==> flow/design.v <==
module decimator
               (
                clk,
                enable,
                rstn,
                filter_in,
                filter_out,
                ce_out
                );
  input   clk; 
  input   enable; 
  input   rstn; 
  input   [5:0] filter_in;  
  output  [20:0] filter_out;  
  output  ce_out; 
  reg  [3:0] cur_count;  
  wire phase_1;  
  reg  ce_out_reg;  
  reg  signed [5:0] input_register;  
  wire signed [5:0] section_in1;  
  wire signed [20:0] section_cast1;  
  wire signed [20:0] sum1;  
  reg  signed [20:0] section_out1;  
  wire signed [20:0] add_cast;  
  wire signed [20:0] add_cast_1;  
  wire signed [21:0] add_temp;  
  wire signed [20:0] section_in2;  
  wire signed [20:0] sum2;  
  reg  signed [20:0] section_out2;  
  wire signed [20:0] add_cast_2;  
  wire signed [20:0] add_cast_3;  
  wire signed [21:0] add_temp_1;  
  wire signed [20:0] section_in3;  
  wire signed [20:0] sum3;  
  reg  signed [20:0] section_out3;  
  wire signed [20:0] add_cast_4;  
  wire signed [20:0] add_cast_5;  
  wire signed [21:0] add_temp_2;  
  wire signed [20:0] section_in4;  
  wire signed [20:0] diff1;  
  wire signed [20:0] section_out4;  
  wire signed [20:0] sub_cast;  
  wire signed [20:0] sub_cast_1;  
  wire signed [21:0] sub_temp;  
  reg  signed [20:0] int_delay_pipe [0:1] ;  
  wire signed [20:0] section_in5;  
  wire signed [20:0] diff2;  
  wire signed [20:0] section_out5;  
  wire signed [20:0] sub_cast_2;  
  wire signed [20:0] sub_cast_3;  
  wire signed [21:0] sub_temp_1;  
  reg  signed [20:0] int_delay_pipe_1 [0:1] ;  
  wire signed [20:0] section_in6;  
  wire signed [20:0] diff3;  
  wire signed [20:0] section_out6;  
  wire signed [20:0] sub_cast_4;  
  wire signed [20:0] sub_cast_5;  
  wire signed [21:0] sub_temp_2;  
  reg  signed [20:0] int_delay_pipe_2 [0:1] ;  
  reg  signed [20:0] output_register;  
  always @ (posedge clk or negedge rstn)
    begin: ce_output
      if (rstn == 1'b0) begin
        cur_count <= 4'b0000;
      end
      else begin
        if (enable == 1'b1) begin
          if (cur_count == 4'b1111) begin
            cur_count <= 4'b0000;
          end
          else begin
            cur_count <= cur_count + 1'b1;
          end
        end
      end
    end  
  assign  phase_1 = (cur_count == 4'b0001 && enable == 1'b1)? 1'b1 : 1'b0;
  always @ (posedge clk or negedge rstn)
    begin: ce_output_register
      if (rstn == 1'b0) begin
        ce_out_reg <= 1'b0;
      end
      else begin
          ce_out_reg <= phase_1;
      end
    end  
  always @ (posedge clk or negedge rstn)
    begin: input_reg_process
      if (rstn == 1'b0) begin
        input_register <= 0;
      end
      else begin
        if (enable == 1'b1) begin
          input_register <= filter_in;
        end
      end
    end  
  assign section_in1 = input_register;
  assign section_cast1 = $signed({{15{section_in1[5]}}, section_in1});
  assign add_cast = section_cast1;
  assign add_cast_1 = section_out1;
  assign add_temp = add_cast + add_cast_1;
  assign sum1 = add_temp[20:0];
  always @ (posedge clk or negedge rstn)
    begin: integrator_delay_section1
      if (rstn == 1'b0) begin
        section_out1 <= 0;
      end
      else begin
        if (enable == 1'b1) begin
          section_out1 <= sum1;
        end
      end
    end  
  assign section_in2 = section_out1;
  assign add_cast_2 = section_in2;
  assign add_cast_3 = section_out2;
  assign add_temp_1 = add_cast_2 + add_cast_3;
  assign sum2 = add_temp_1[20:0];
  always @ (posedge clk or negedge rstn)
    begin: integrator_delay_section2
      if (rstn == 1'b0) begin
        section_out2 <= 0;
      end
      else begin
        if (enable == 1'b1) begin
          section_out2 <= sum2;
        end
      end
    end  
  assign section_in3 = section_out2;
  assign add_cast_4 = section_in3;
  assign add_cast_5 = section_out3;
  assign add_temp_2 = add_cast_4 + add_cast_5;
  assign sum3 = add_temp_2[20:0];
  always @ (posedge clk or negedge rstn)
    begin: integrator_delay_section3
      if (rstn == 1'b0) begin
        section_out3 <= 0;
      end
      else begin
        if (enable == 1'b1) begin
          section_out3 <= sum3;
        end
      end
    end  
  assign section_in4 = section_out3;
  assign sub_cast = section_in4;
  assign sub_cast_1 = diff1;
  assign sub_temp = sub_cast - sub_cast_1;
  assign section_out4 = sub_temp[20:0];
  always @ (posedge clk or negedge rstn)
    begin: comb_delay_section4
      if (rstn == 1'b0) begin
        int_delay_pipe[0] <= 21'b000000000000000000000;
        int_delay_pipe[1] <= 21'b000000000000000000000;
      end
      else begin
        if (phase_1 == 1'b1) begin
          int_delay_pipe[1] <= int_delay_pipe[0];
          int_delay_pipe[0] <= section_in4;
        end
      end
    end  
  assign diff1 = int_delay_pipe[1];
  assign section_in5 = section_out4;
  assign sub_cast_2 = section_in5;
  assign sub_cast_3 = diff2;
  assign sub_temp_1 = sub_cast_2 - sub_cast_3;
  assign section_out5 = sub_temp_1[20:0];
  always @ (posedge clk or negedge rstn)
    begin: comb_delay_section5
      if (rstn == 1'b0) begin
        int_delay_pipe_1[0] <= 21'b000000000000000000000;
        int_delay_pipe_1[1] <= 21'b000000000000000000000;
      end
      else begin
        if (phase_1 == 1'b1) begin
          int_delay_pipe_1[1] <= int_delay_pipe_1[0];
          int_delay_pipe_1[0] <= section_in5;
        end
      end
    end  
  assign diff2 = int_delay_pipe_1[1];
  assign section_in6 = section_out5;
  assign sub_cast_4 = section_in6;
  assign sub_cast_5 = diff3;
  assign sub_temp_2 = sub_cast_4 - sub_cast_5;
  assign section_out6 = sub_temp_2[20:0];
  always @ (posedge clk or negedge rstn)
    begin: comb_delay_section6
      if (rstn == 1'b0) begin
        int_delay_pipe_2[0] <= 21'b000000000000000000000;
        int_delay_pipe_2[1] <= 21'b000000000000000000000;
      end
      else begin
        if (phase_1 == 1'b1) begin
          int_delay_pipe_2[1] <= int_delay_pipe_2[0];
          int_delay_pipe_2[0] <= section_in6;
        end
      end
    end  
  assign diff3 = int_delay_pipe_2[1];
  always @ (posedge clk or negedge rstn)
    begin: output_reg_process
      if (rstn == 1'b0) begin
        output_register <= 0;
      end
      else begin
        if (phase_1 == 1'b1) begin
          output_register <= section_out6;
        end
      end
    end  
  assign ce_out = ce_out_reg;
  assign filter_out = output_register;
endmodule   
`timescale 1 ns / 1 ns
module loop_filter
          (
           clk,
           rstn,
           enable,
           filter_in,
           ceout,
           filter_out,
           a2,a3,b1,b2
          );
  input   clk;
  input   rstn;
  input   enable;
  input   signed [15:0] filter_in;   
  output  ceout;
  output  signed [15:0] filter_out;   
  input signed [17:0] a2,a3,b1,b2;
  wire enb_1_16_0;
  wire signed [33:0] b_1_out1;   
  wire signed [33:0] b_2_out1;   
  wire signed [15:0] CastCAS_out1;   
  wire signed [33:0] a_2_out1;   
  wire signed [33:0] a_3_out1;   
  wire signed [15:0] CastStates3_out1;   
  reg signed [15:0] BodyDelay3_out1;   
  wire signed [36:0] BodyLSum2_sub_cast;   
  wire signed [37:0] BodyLSum2_sub_cast_1;   
  wire signed [36:0] BodyLSum2_sub_cast_2;   
  wire signed [37:0] BodyLSum2_sub_cast_3;   
  wire signed [37:0] BodyLSum2_sub_temp;   
  wire signed [36:0] BodyLSum2_out1;   
  wire signed [37:0] BodyRSum2_sub_cast;   
  wire signed [36:0] BodyRSum2_sub_cast_1;   
  wire signed [37:0] BodyRSum2_sub_cast_2;   
  wire signed [37:0] BodyRSum2_sub_temp;   
  wire signed [36:0] BodyRSum2_out1;   
  wire signed [15:0] CastStates2_out1;   
  reg signed [15:0] BodyDelay2_out1;   
  wire signed [36:0] HeadSum1_add_cast;   
  wire signed [37:0] HeadSum1_add_cast_1;   
  wire signed [36:0] HeadSum1_add_cast_2;   
  wire signed [37:0] HeadSum1_add_cast_3;   
  wire signed [37:0] HeadSum1_add_temp;   
  wire signed [36:0] HeadSum1_out1;   
  assign b_1_out1 = b1 * filter_in;
  assign b_2_out1 = b2 * filter_in;
  assign enb_1_16_0 = enable;
  assign a_2_out1 = a2 * CastCAS_out1;
  assign a_3_out1 = a3 * CastCAS_out1;
  assign CastStates3_out1 = {{3{a_3_out1[33]}}, a_3_out1[33:21]};
  always @(posedge clk or negedge rstn)
    begin : BodyDelay3_process
      if (rstn == 1'b0) begin
        BodyDelay3_out1 <= 16'sb0000000000000000;
      end
      else begin
        if (enb_1_16_0) begin
          BodyDelay3_out1 <= CastStates3_out1;
        end
      end
    end
  assign BodyLSum2_sub_cast = {{2{b_2_out1[33]}}, {b_2_out1, 1'b0}};
  assign BodyLSum2_sub_cast_1 = BodyLSum2_sub_cast;
  assign BodyLSum2_sub_cast_2 = {BodyDelay3_out1, 21'b000000000000000000000};
  assign BodyLSum2_sub_cast_3 = BodyLSum2_sub_cast_2;
  assign BodyLSum2_sub_temp = BodyLSum2_sub_cast_1 - BodyLSum2_sub_cast_3;
  assign BodyLSum2_out1 = ((BodyLSum2_sub_temp[37] == 1'b0) && (BodyLSum2_sub_temp[36] != 1'b0) ? 37'sh0FFFFFFFFF :
              ((BodyLSum2_sub_temp[37] == 1'b1) && (BodyLSum2_sub_temp[36] != 1'b1) ? 37'sh1000000000 :
              $signed(BodyLSum2_sub_temp[36:0])));
  assign BodyRSum2_sub_cast = BodyLSum2_out1;
  assign BodyRSum2_sub_cast_1 = a_2_out1;
  assign BodyRSum2_sub_cast_2 = BodyRSum2_sub_cast_1;
  assign BodyRSum2_sub_temp = BodyRSum2_sub_cast - BodyRSum2_sub_cast_2;
  assign BodyRSum2_out1 = ((BodyRSum2_sub_temp[37] == 1'b0) && (BodyRSum2_sub_temp[36] != 1'b0) ? 37'sh0FFFFFFFFF :
              ((BodyRSum2_sub_temp[37] == 1'b1) && (BodyRSum2_sub_temp[36] != 1'b1) ? 37'sh1000000000 :
              $signed(BodyRSum2_sub_temp[36:0])));
  assign CastStates2_out1 = ((BodyRSum2_out1[36] == 1'b0) && (BodyRSum2_out1[35:21] == 15'b111111111111111) ? 16'sb0111111111111111 :
              $signed(BodyRSum2_out1[36:21]));
  always @(posedge clk or negedge rstn)
    begin : BodyDelay2_process
      if (rstn == 1'b0) begin
        BodyDelay2_out1 <= 16'sb0000000000000000;
      end
      else begin
        if (enb_1_16_0) begin
          BodyDelay2_out1 <= CastStates2_out1;
        end
      end
    end
  assign HeadSum1_add_cast = {{2{b_1_out1[33]}}, {b_1_out1, 1'b0}};
  assign HeadSum1_add_cast_1 = HeadSum1_add_cast;
  assign HeadSum1_add_cast_2 = {BodyDelay2_out1, 21'b000000000000000000000};
  assign HeadSum1_add_cast_3 = HeadSum1_add_cast_2;
  assign HeadSum1_add_temp = HeadSum1_add_cast_1 + HeadSum1_add_cast_3;
  assign HeadSum1_out1 = ((HeadSum1_add_temp[37] == 1'b0) && (HeadSum1_add_temp[36] != 1'b0) ? 37'sh0FFFFFFFFF :
              ((HeadSum1_add_temp[37] == 1'b1) && (HeadSum1_add_temp[36] != 1'b1) ? 37'sh1000000000 :
              $signed(HeadSum1_add_temp[36:0])));
  assign CastCAS_out1 = ((HeadSum1_out1[36] == 1'b0) && (HeadSum1_out1[35:31] != 5'b00000) ? 16'sb0111111111111111 :
              ((HeadSum1_out1[36] == 1'b1) && (HeadSum1_out1[35:31] != 5'b11111) ? 16'sb1000000000000000 :
              $signed(HeadSum1_out1[31:16])));
  assign filter_out = CastCAS_out1;
  assign ceout = enable;
endmodule   
module dlf_core (
   input             clk,
   input             rstn,
   input             dlf_en,
   input  [4:0]      tdc_dout,
   input  [17:0]     dlf_a2,
   input  [17:0]     dlf_a3,
   input  [17:0]     dlf_b1,
   input  [17:0]     dlf_b2,
   input  [14:0]     dlf_sdm_nc_in,
   output [15:0]     dlf_out,
   output            dlf_valid
   );
   wire signed [5:0]  dec_in;
   wire signed [20:0] dec_out;
   wire signed [15:0] dec_out_slc;
   wire signed [15:0] dlf_sdm_nc_in_ext;
   wire signed [15:0] dlf_in;
   wire signed [15:0] lf_out;
   wire               dec_ce;
   reg  [15:0]        dlf_out_r;
   reg                dlf_valid_r;
   assign dec_in = tdc_dout - 6'sd16;
   assign dlf_sdm_nc_in_ext = {1'b0,dlf_sdm_nc_in};
   assign dec_out_slc = dec_out[20:5];
   assign dlf_in = dec_out_slc - dlf_sdm_nc_in_ext;
   decimator decimator_1(
			 .clk(clk),
			 .enable(dlf_en),
			 .rstn(rstn),
			 .filter_in(dec_in),
			 .filter_out(dec_out),
			 .ce_out(dec_ce)
			 );
   loop_filter loop_filter_1(
			     .clk(clk),
			     .rstn(rstn),
			     .enable(dec_ce),
			     .filter_in(dlf_in),
			     .ceout(),
			     .filter_out(lf_out),
			     .a2(dlf_a2),
			     .a3(dlf_a3),
			     .b1(dlf_b1),
			     .b2(dlf_b2)
			     );
   always @(posedge clk or negedge rstn) begin
      if (rstn == 1'b0) begin
	 dlf_out_r <= 16'd0;
	 dlf_valid_r <= 1'b0;
      end
      else begin
	 dlf_valid_r <= dec_ce;
	 if (dec_ce)
	   dlf_out_r <= lf_out;
      end
   end
   assign dlf_out = dlf_out_r;
   assign dlf_valid = dlf_valid_r;
endmodule
# [From RTL to reports: dlf_core]
# What the tools print for dlf_core, step after step.
# Lines are those of the file above, counted from 1.
# Library cell names are shortened.
# The mark -- stands for no value.
[inputs] top_module="dlf_core" clock="clk" lib="sky130hd" pvt_corner="tt_025C_1v80"

# [Word-level counts]
# Source: Yosys, flattened and elaborated. Widths are those after wreduce. Registers that Yosys merges into a memory's read port (data or address) are not register bits. Print and check cells do not count.
[word_totals] register_bits=267 latchBits=0 ram_bits=0 romBits=0 clocked_rd_ports_x_width=0 memories=0 in_bits=95 output_inout_bits=17 wordCells=67
[op_classes] addsub=12 mul=4 div=0 compare=0 eq_ne=4 n_shift=0 mux=11 logic=8 reduce_and_logical=11
[ops] op="18-bit by 16-bit multiplier with 34-bit output" n=4
[ops] op="37-bit two-way mux" n=6
[ops] op="21-bit subtractor" n=3
[ops] op="16-bit two-way mux" n=3
[ops] op="21-bit adder" n=2
[ops] op="35-bit by 37-bit adder with 38-bit output" n=1
[ops] op="37-bit by 34-bit subtractor with 38-bit output" n=1
[ops] op="35-bit by 34-bit subtractor with 36-bit output" n=1
[ops] op="6-bit by 21-bit adder with 21-bit output" n=1
[ops] op="16-bit subtractor" n=1
[ops] op="15-bit equality test (second input constant)" n=1
[ops] op="1-bit logical AND" n=10
[ops] op="1-bit inverter" n=8
[ops] op="5-bit by 5-bit subtractor with 6-bit output (second input constant)" n=1
[ops] op="5-bit inequality test (second input constant)" n=1
[ops] op="5-bit nonzero test" n=1
[ops] op="4-bit by 1-bit adder with 4-bit output (second input constant)" n=1
[ops] op="4-bit by 1-bit equality test with 1-bit output (second input constant)" n=1
[ops] op="4-bit equality test (second input constant)" n=1
[ops] op="4-bit two-way mux" n=1
[ops] op="1-bit two-way mux" n=1

# [Longest topological paths]
# Yosys ltp: most cells in a row. Word level: on the elaborated netlist, between registers, memories and ports. Mapped: between sequential cells and ports; inverters and the memories' decode and read muxes count.
[logic_depth] word_depth=20 abc_area=1 ltp_mapped=97 ltp_nobuf=94

# [Netlist]
# The flow's flattened synthesis, as Yosys stat reports it; memories are mapped. The netlist is that of the ABC_AREA named above (0 if unset); the other value can give another one.
# Totals and module areas in this step are rounded.
[types] cell_type="fa_1" n=1228 area_total_um2=2.46E+04
[types] cell_type="inv_1" n=1809 area_total_um2=6.79E+03
[types] cell_type="dfrtp_1" n=261 area_total_um2=6.53E+03
[types] cell_type="ha_1" n=518 area_total_um2=6.48E+03
[types] cell_type="nand2_1" n=1482 area_total_um2=5.56E+03
[types] cell_type="nor2_1" n=647 area_total_um2=2.43E+03
[types] cell_type="o21ai_0" n=323 area_total_um2=1616.55
[types] cell_type="a21oi_1" n=285 area_total_um2=1.43E+03
[types] cell_type="xor2_1" n=129 area_total_um2=1.13E+03
[types] cell_type="clkbuf_1" n=190 area_total_um2=713.184
[types] cell_type="xnor2_1" n=79 area_total_um2=691.914
[types] cell_type="nand3_1" n=120 area_total_um2=600.576
[types] cell_type="nor3_1" n=45 area_total_um2=225.216
[types] cell_type="a31oi_1" n=27 area_total_um2=168.912
[types] cell_type="o21a_1" n=19 area_total_um2=142.637
[types] cell_type="or2_2" n=20 area_total_um2=125.12
[types] cell_type="o21bai_1" n=16 area_total_um2=120.115
[types] cell_type="nand4_1" n=19 area_total_um2=118.864
# Other cell types: 33; their cells: 188.
[mapped] cell_count=7405 area_mm2=0.0607 seqArea_mm2=0.00653 flip_flops=261 n_buf=224

# [Path before layout]
# Path of least setup slack by OpenSTA after synthesis, without wires, with an ideal clock, recovery checks aside; 20% of the period is set as input and as output delay. Where synthesis merged equal registers, the netlist keeps one of their names.
[synth_path] path_type="input -> register" startpoint="input dlf_sdm_nc_in[0]" endpoint="register loop_filter_1.BodyDelay2_out1[6]" tclk_ns=25.0 in_delay_ns=5.000 setup_ns=0.117 t_first_pin_ns=5.000 arrival_time_ns=19.740 required_ns=24.883 setup_slack_ns=5.144 path_delay_ns=14.857 driving_pins=85 path_buffers=3 period_less_setup_slack_ns=19.856
# "path_delay_ns" = arrival - input delay + setup time.
# "driving_pins" counts driving pins, that of a launching flip-flop among them; a cell with two outputs on the path counts twice.
# "period_less_setup_slack_ns" is the clock period less the worst setup slack; recovery checks do not enter. This is arithmetic on one report: input and output delays are still those of the set period (20% each).
# Between the ends stands the longest chain of elaborated cells between them, by number of cells; it is not shown to be the way that was timed. Of several equally long chains one is given.
# A line is the first line of the expression or statement that the cell stems from. Yosys adds cells for indexed reads and writes and turns some case tables into memories.
[synth_via] cell_sequence="ha_1 -> fa_1 -> o31ai_1 -> nand2_1 -> nand2_1 -> nand2_1 -> nand2_1 -> nand2_1 -> nand2_1 -> a21oi_1 -> or2_1 -> nand2_1 -> a21oi_1 -> or2_1 -> nand2_1 -> a21oi_1 -> or2_0 -> nand2_1 -> (+49 left out) -> inv_1 -> fa_1 -> fa_1 -> inv_1 -> ha_1 -> inv_1 -> nor3_1 -> a21oi_1 -> o21ai_0 -> a311oi_1 -> nand3_1 -> nand2_2 -> nand2_4 -> buf_6 -> nand3_1 -> nand2_1 -> nand2_1 -> nand2_1" elab_chain_len=20 cells_between=36 lines_between=16 classes_between="add/sub: 4; mul: 3; eq/ne: 2; mux: 9; logic: 8; reduce/logical: 10"
[synth_lines] element="from (decl)" line_no=331 text="input  [14:0]     dlf_sdm_nc_in,"
[synth_lines] element="16-bit subtractor" line_no=347 text="assign dlf_in = dec_out_slc - dlf_sdm_nc_in_ext;"
[synth_lines] element="18-bit by 16-bit multiplier with 34-bit output" line_no=263 text="assign b_1_out1 = b1 * filter_in;"
[synth_lines] element="35-bit by 37-bit adder with 38-bit output" line_no=312 text="assign HeadSum1_add_temp = HeadSum1_add_cast_1 + HeadSum1_add_cast_3;"
[synth_lines] element="1-bit inverter" line_no=314 text="((HeadSum1_add_temp[37] == 1'b1) && (HeadSum1_add_temp[36] != 1'b1) ? 37'sh1000000000 :"
[synth_lines] element="1-bit logical AND" line_no=314
[synth_lines] element="37-bit two-way mux" line_no=314
[synth_lines] element="37-bit two-way mux" line_no=313 text="assign HeadSum1_out1 = ((HeadSum1_add_temp[37] == 1'b0) && (HeadSum1_add_temp[36] != 1'b0) ? 37'sh0FFFFFFFFF :"
[synth_lines] element="(+6 left out)"
[synth_lines] element="1-bit inverter" line_no=293 text="((BodyRSum2_sub_temp[37] == 1'b1) && (BodyRSum2_sub_temp[36] != 1'b1) ? 37'sh1000000000 :"
[synth_lines] element="1-bit logical AND" line_no=293
[synth_lines] element="37-bit two-way mux" line_no=293
[synth_lines] element="37-bit two-way mux" line_no=292 text="assign BodyRSum2_out1 = ((BodyRSum2_sub_temp[37] == 1'b0) && (BodyRSum2_sub_temp[36] != 1'b0) ? 37'sh0FFFFFFFF ..."
[synth_lines] element="1-bit inverter" line_no=295 text="assign CastStates2_out1 = ((BodyRSum2_out1[36] == 1'b0) && (BodyRSum2_out1[35:21] == 15'b111111111111111) ? 16 ..."
[synth_lines] element="1-bit logical AND" line_no=295
[synth_lines] element="16-bit two-way mux" line_no=295
[synth_lines] element="to (assign)" line_no=300 text="BodyDelay2_out1 <= 16'sb0000000000000000;"
[synth_lines] element="to (assign)" line_no=304 text="BodyDelay2_out1 <= CastStates2_out1;"
[synth_lines] element="to (decl)" line_no=256 text="reg signed [15:0] BodyDelay2_out1;"

# [Path in the finished layout]
# Path of least setup slack in the final report of flow run A (OpenROAD, finished layout, wires in). Where an end is a register, its clock arrival counts in the times.
[layout_path] path_type="input -> register" startpoint="input dlf_sdm_nc_in[2]" endpoint="register loop_filter_1.BodyDelay2_out1[11]" tclk_ns=25.0 in_delay_ns=5.00 setup_ns=0.06 t_first_pin_ns=5.00 arrival_time_ns=23.89 required_ns=25.54 setup_slack_ns=1.65 driving_pins=76 path_buffers=1
# Between the ends stands the longest chain of elaborated cells between them, by number of cells; it is not shown to be the way that was timed. Of several equally long chains one is given.
[layout_via] cell_sequence="clkdlybuf4s50_1 -> inv_1 -> ha_1 -> a21oi_1 -> a21oi_1 -> o21ai_1 -> nand2_1 -> nand2_1 -> nand2_1 -> a21oi_1 -> inv_1 -> nand2_1 -> nand2_1 -> a21oi_1 -> or2_1 -> nand2_1 -> a21oi_1 -> o21ai_0 -> (+40 left out) -> fa_1 -> inv_1 -> fa_1 -> inv_1 -> fa_1 -> fa_1 -> inv_1 -> ha_1 -> inv_1 -> nor3_1 -> nand4_1 -> a21oi_1 -> a311oi_1 -> nand3_1 -> nand3_2 -> nand2_1 -> nand2_1 -> nand2_1" elab_chain_len=20 cells_between=36 lines_between=16 classes_between="add/sub: 4; mul: 3; eq/ne: 2; mux: 9; logic: 8; reduce/logical: 10"
[layout_lines] element="from (decl)" line_no=331 text="input  [14:0]     dlf_sdm_nc_in,"
[layout_lines] element="16-bit subtractor" line_no=347 text="assign dlf_in = dec_out_slc - dlf_sdm_nc_in_ext;"
[layout_lines] element="18-bit by 16-bit multiplier with 34-bit output" line_no=263 text="assign b_1_out1 = b1 * filter_in;"
[layout_lines] element="35-bit by 37-bit adder with 38-bit output" line_no=312 text="assign HeadSum1_add_temp = HeadSum1_add_cast_1 + HeadSum1_add_cast_3;"
[layout_lines] element="1-bit inverter" line_no=314 text="((HeadSum1_add_temp[37] == 1'b1) && (HeadSum1_add_temp[36] != 1'b1) ? 37'sh1000000000 :"
[layout_lines] element="1-bit logical AND" line_no=314
[layout_lines] element="37-bit two-way mux" line_no=314
[layout_lines] element="37-bit two-way mux" line_no=313 text="assign HeadSum1_out1 = ((HeadSum1_add_temp[37] == 1'b0) && (HeadSum1_add_temp[36] != 1'b0) ? 37'sh0FFFFFFFFF :"
[layout_lines] element="(+6 left out)"
[layout_lines] element="1-bit inverter" line_no=293 text="((BodyRSum2_sub_temp[37] == 1'b1) && (BodyRSum2_sub_temp[36] != 1'b1) ? 37'sh1000000000 :"
[layout_lines] element="1-bit logical AND" line_no=293
[layout_lines] element="37-bit two-way mux" line_no=293
[layout_lines] element="37-bit two-way mux" line_no=292 text="assign BodyRSum2_out1 = ((BodyRSum2_sub_temp[37] == 1'b0) && (BodyRSum2_sub_temp[36] != 1'b0) ? 37'sh0FFFFFFFF ..."
[layout_lines] element="1-bit inverter" line_no=295 text="assign CastStates2_out1 = ((BodyRSum2_out1[36] == 1'b0) && (BodyRSum2_out1[35:21] == 15'b111111111111111) ? 16 ..."
[layout_lines] element="1-bit logical AND" line_no=295
[layout_lines] element="16-bit two-way mux" line_no=295
[layout_lines] element="to (assign)" line_no=300 text="BodyDelay2_out1 <= 16'sb0000000000000000;"
[layout_lines] element="to (assign)" line_no=304 text="BodyDelay2_out1 <= CastStates2_out1;"
[layout_lines] element="to (decl)" line_no=256 text="reg signed [15:0] BodyDelay2_out1;"

Ticket comment

Module dlf_core, platform sky130hd: 5 stored runs of the flow (Yosys, OpenROAD) with differing settings, in no particular order. Input and output delays are each 20% of the period that was set; the output load is 0.01 pF.
"achieved clock period" means the clock period less the worst setup slack. The figure is calculated, with input and output delays left at 20% of the set period.
"worst setup path time" is the time allowed to the run's worst setup path (the clock period less input and output delay, where it has them) less its slack. Clock arrival times count: a late capture clock shortens it, a late launch clock lengthens it.
Values from the reports are rounded here.
[flow run A] settings: ABC_AREA=1, CAP_MARGIN=20, CELL_PAD_IN_SITES_GLOBAL_PLACEMENT=2, CORE_ASPECT_RATIO=0.7, CORE_MARGIN=10, CORE_UTILIZATION=40, CTS_CLUSTER_DIAMETER=50, GPL_ROUTABILITY_DRIVEN=0, MAX_ROUTING_LAYER=met4, MIN_ROUTING_LAYER=met1, PLACE_DENSITY=0.61, SLEW_MARGIN=30, TNS_END_PERCENT=15, period_ns=25.0
[flow run A] result: chip area after synthesis (Yosys) 0.0607 mm², die area 0.168 mm², standard-cell area of the final layout 0.0658 mm², utilization 43.7%, worst setup slack after layout 1.65 ns, total negative slack 0.000 ns, worst hold slack 0.467 ns, achieved clock period 23.354 ns, worst setup path time 18.35 ns, worst setup path kind input -> register
[flow run B] settings: ABC_AREA=0, CAP_MARGIN=30, CELL_PAD_IN_SITES_DETAIL_PLACEMENT=1, CELL_PAD_IN_SITES_GLOBAL_PLACEMENT=1, CORE_ASPECT_RATIO=0.72, CORE_MARGIN=3, CORE_UTILIZATION=40, CTS_CLUSTER_DIAMETER=235, GPL_ROUTABILITY_DRIVEN=1, MAX_ROUTING_LAYER=met4, MIN_ROUTING_LAYER=met1, PLACE_DENSITY_LB_ADDON=0.26, SETUP_SLACK_MARGIN=3.87, SLEW_MARGIN=15, TNS_END_PERCENT=25, period_ns=15.5
[flow run B] result: chip area after synthesis (Yosys) 0.0611 mm², die area 0.158 mm², standard-cell area of the final layout 0.0736 mm², utilization 48.5%, worst setup slack after layout -3.90 ns, total negative slack -108 ns, worst hold slack 0.469 ns, achieved clock period 19.401 ns, worst setup path time 16.30 ns, worst setup path kind input -> register
[flow run C] settings: ABC_AREA=0, CELL_PAD_IN_SITES_DETAIL_PLACEMENT=2, CELL_PAD_IN_SITES_GLOBAL_PLACEMENT=2, CORE_ASPECT_RATIO=1.46, CORE_MARGIN=3, CORE_UTILIZATION=40, CTS_CLUSTER_DIAMETER=143, GPL_ROUTABILITY_DRIVEN=0, MAX_ROUTING_LAYER=met4, MIN_ROUTING_LAYER=met1, PLACE_DENSITY=0.91, SETUP_SLACK_MARGIN=3.87, SLEW_MARGIN=35, TNS_END_PERCENT=25, period_ns=15.5, CAP_MARGIN=20
[flow run C] result: did not finish, routing stopped with GRT-0116
[flow run D] settings: ABC_AREA=1, CELL_PAD_IN_SITES_GLOBAL_PLACEMENT=1, CORE_ASPECT_RATIO=0.62, CORE_UTILIZATION=53, CTS_CLUSTER_DIAMETER=345, MAX_ROUTING_LAYER=met5, PLACE_DENSITY=0.69, SLEW_MARGIN=40, TNS_END_PERCENT=55, period_ns=30.5, CAP_MARGIN=20, CORE_MARGIN=2
[flow run D] result: chip area after synthesis (Yosys) 0.0607 mm², die area 0.117 mm², standard-cell area of the final layout 0.0644 mm², utilization 56.9%, worst setup slack after layout 6.70 ns, total negative slack 0.000 ns, worst hold slack 0.468 ns, achieved clock period 23.803 ns, worst setup path time 17.70 ns, worst setup path kind input -> register
[flow run E] settings: CELL_PAD_IN_SITES_DETAIL_PLACEMENT=2, CORE_UTILIZATION=70, GPL_ROUTABILITY_DRIVEN=0, MIN_ROUTING_LAYER=met2, PLACE_DENSITY_LB_ADDON=0.19, TNS_END_PERCENT=10, period_ns=21.9, CAP_MARGIN=20, CORE_MARGIN=2, SLEW_MARGIN=20
[flow run E] result: did not finish, placement stopped with a tool error
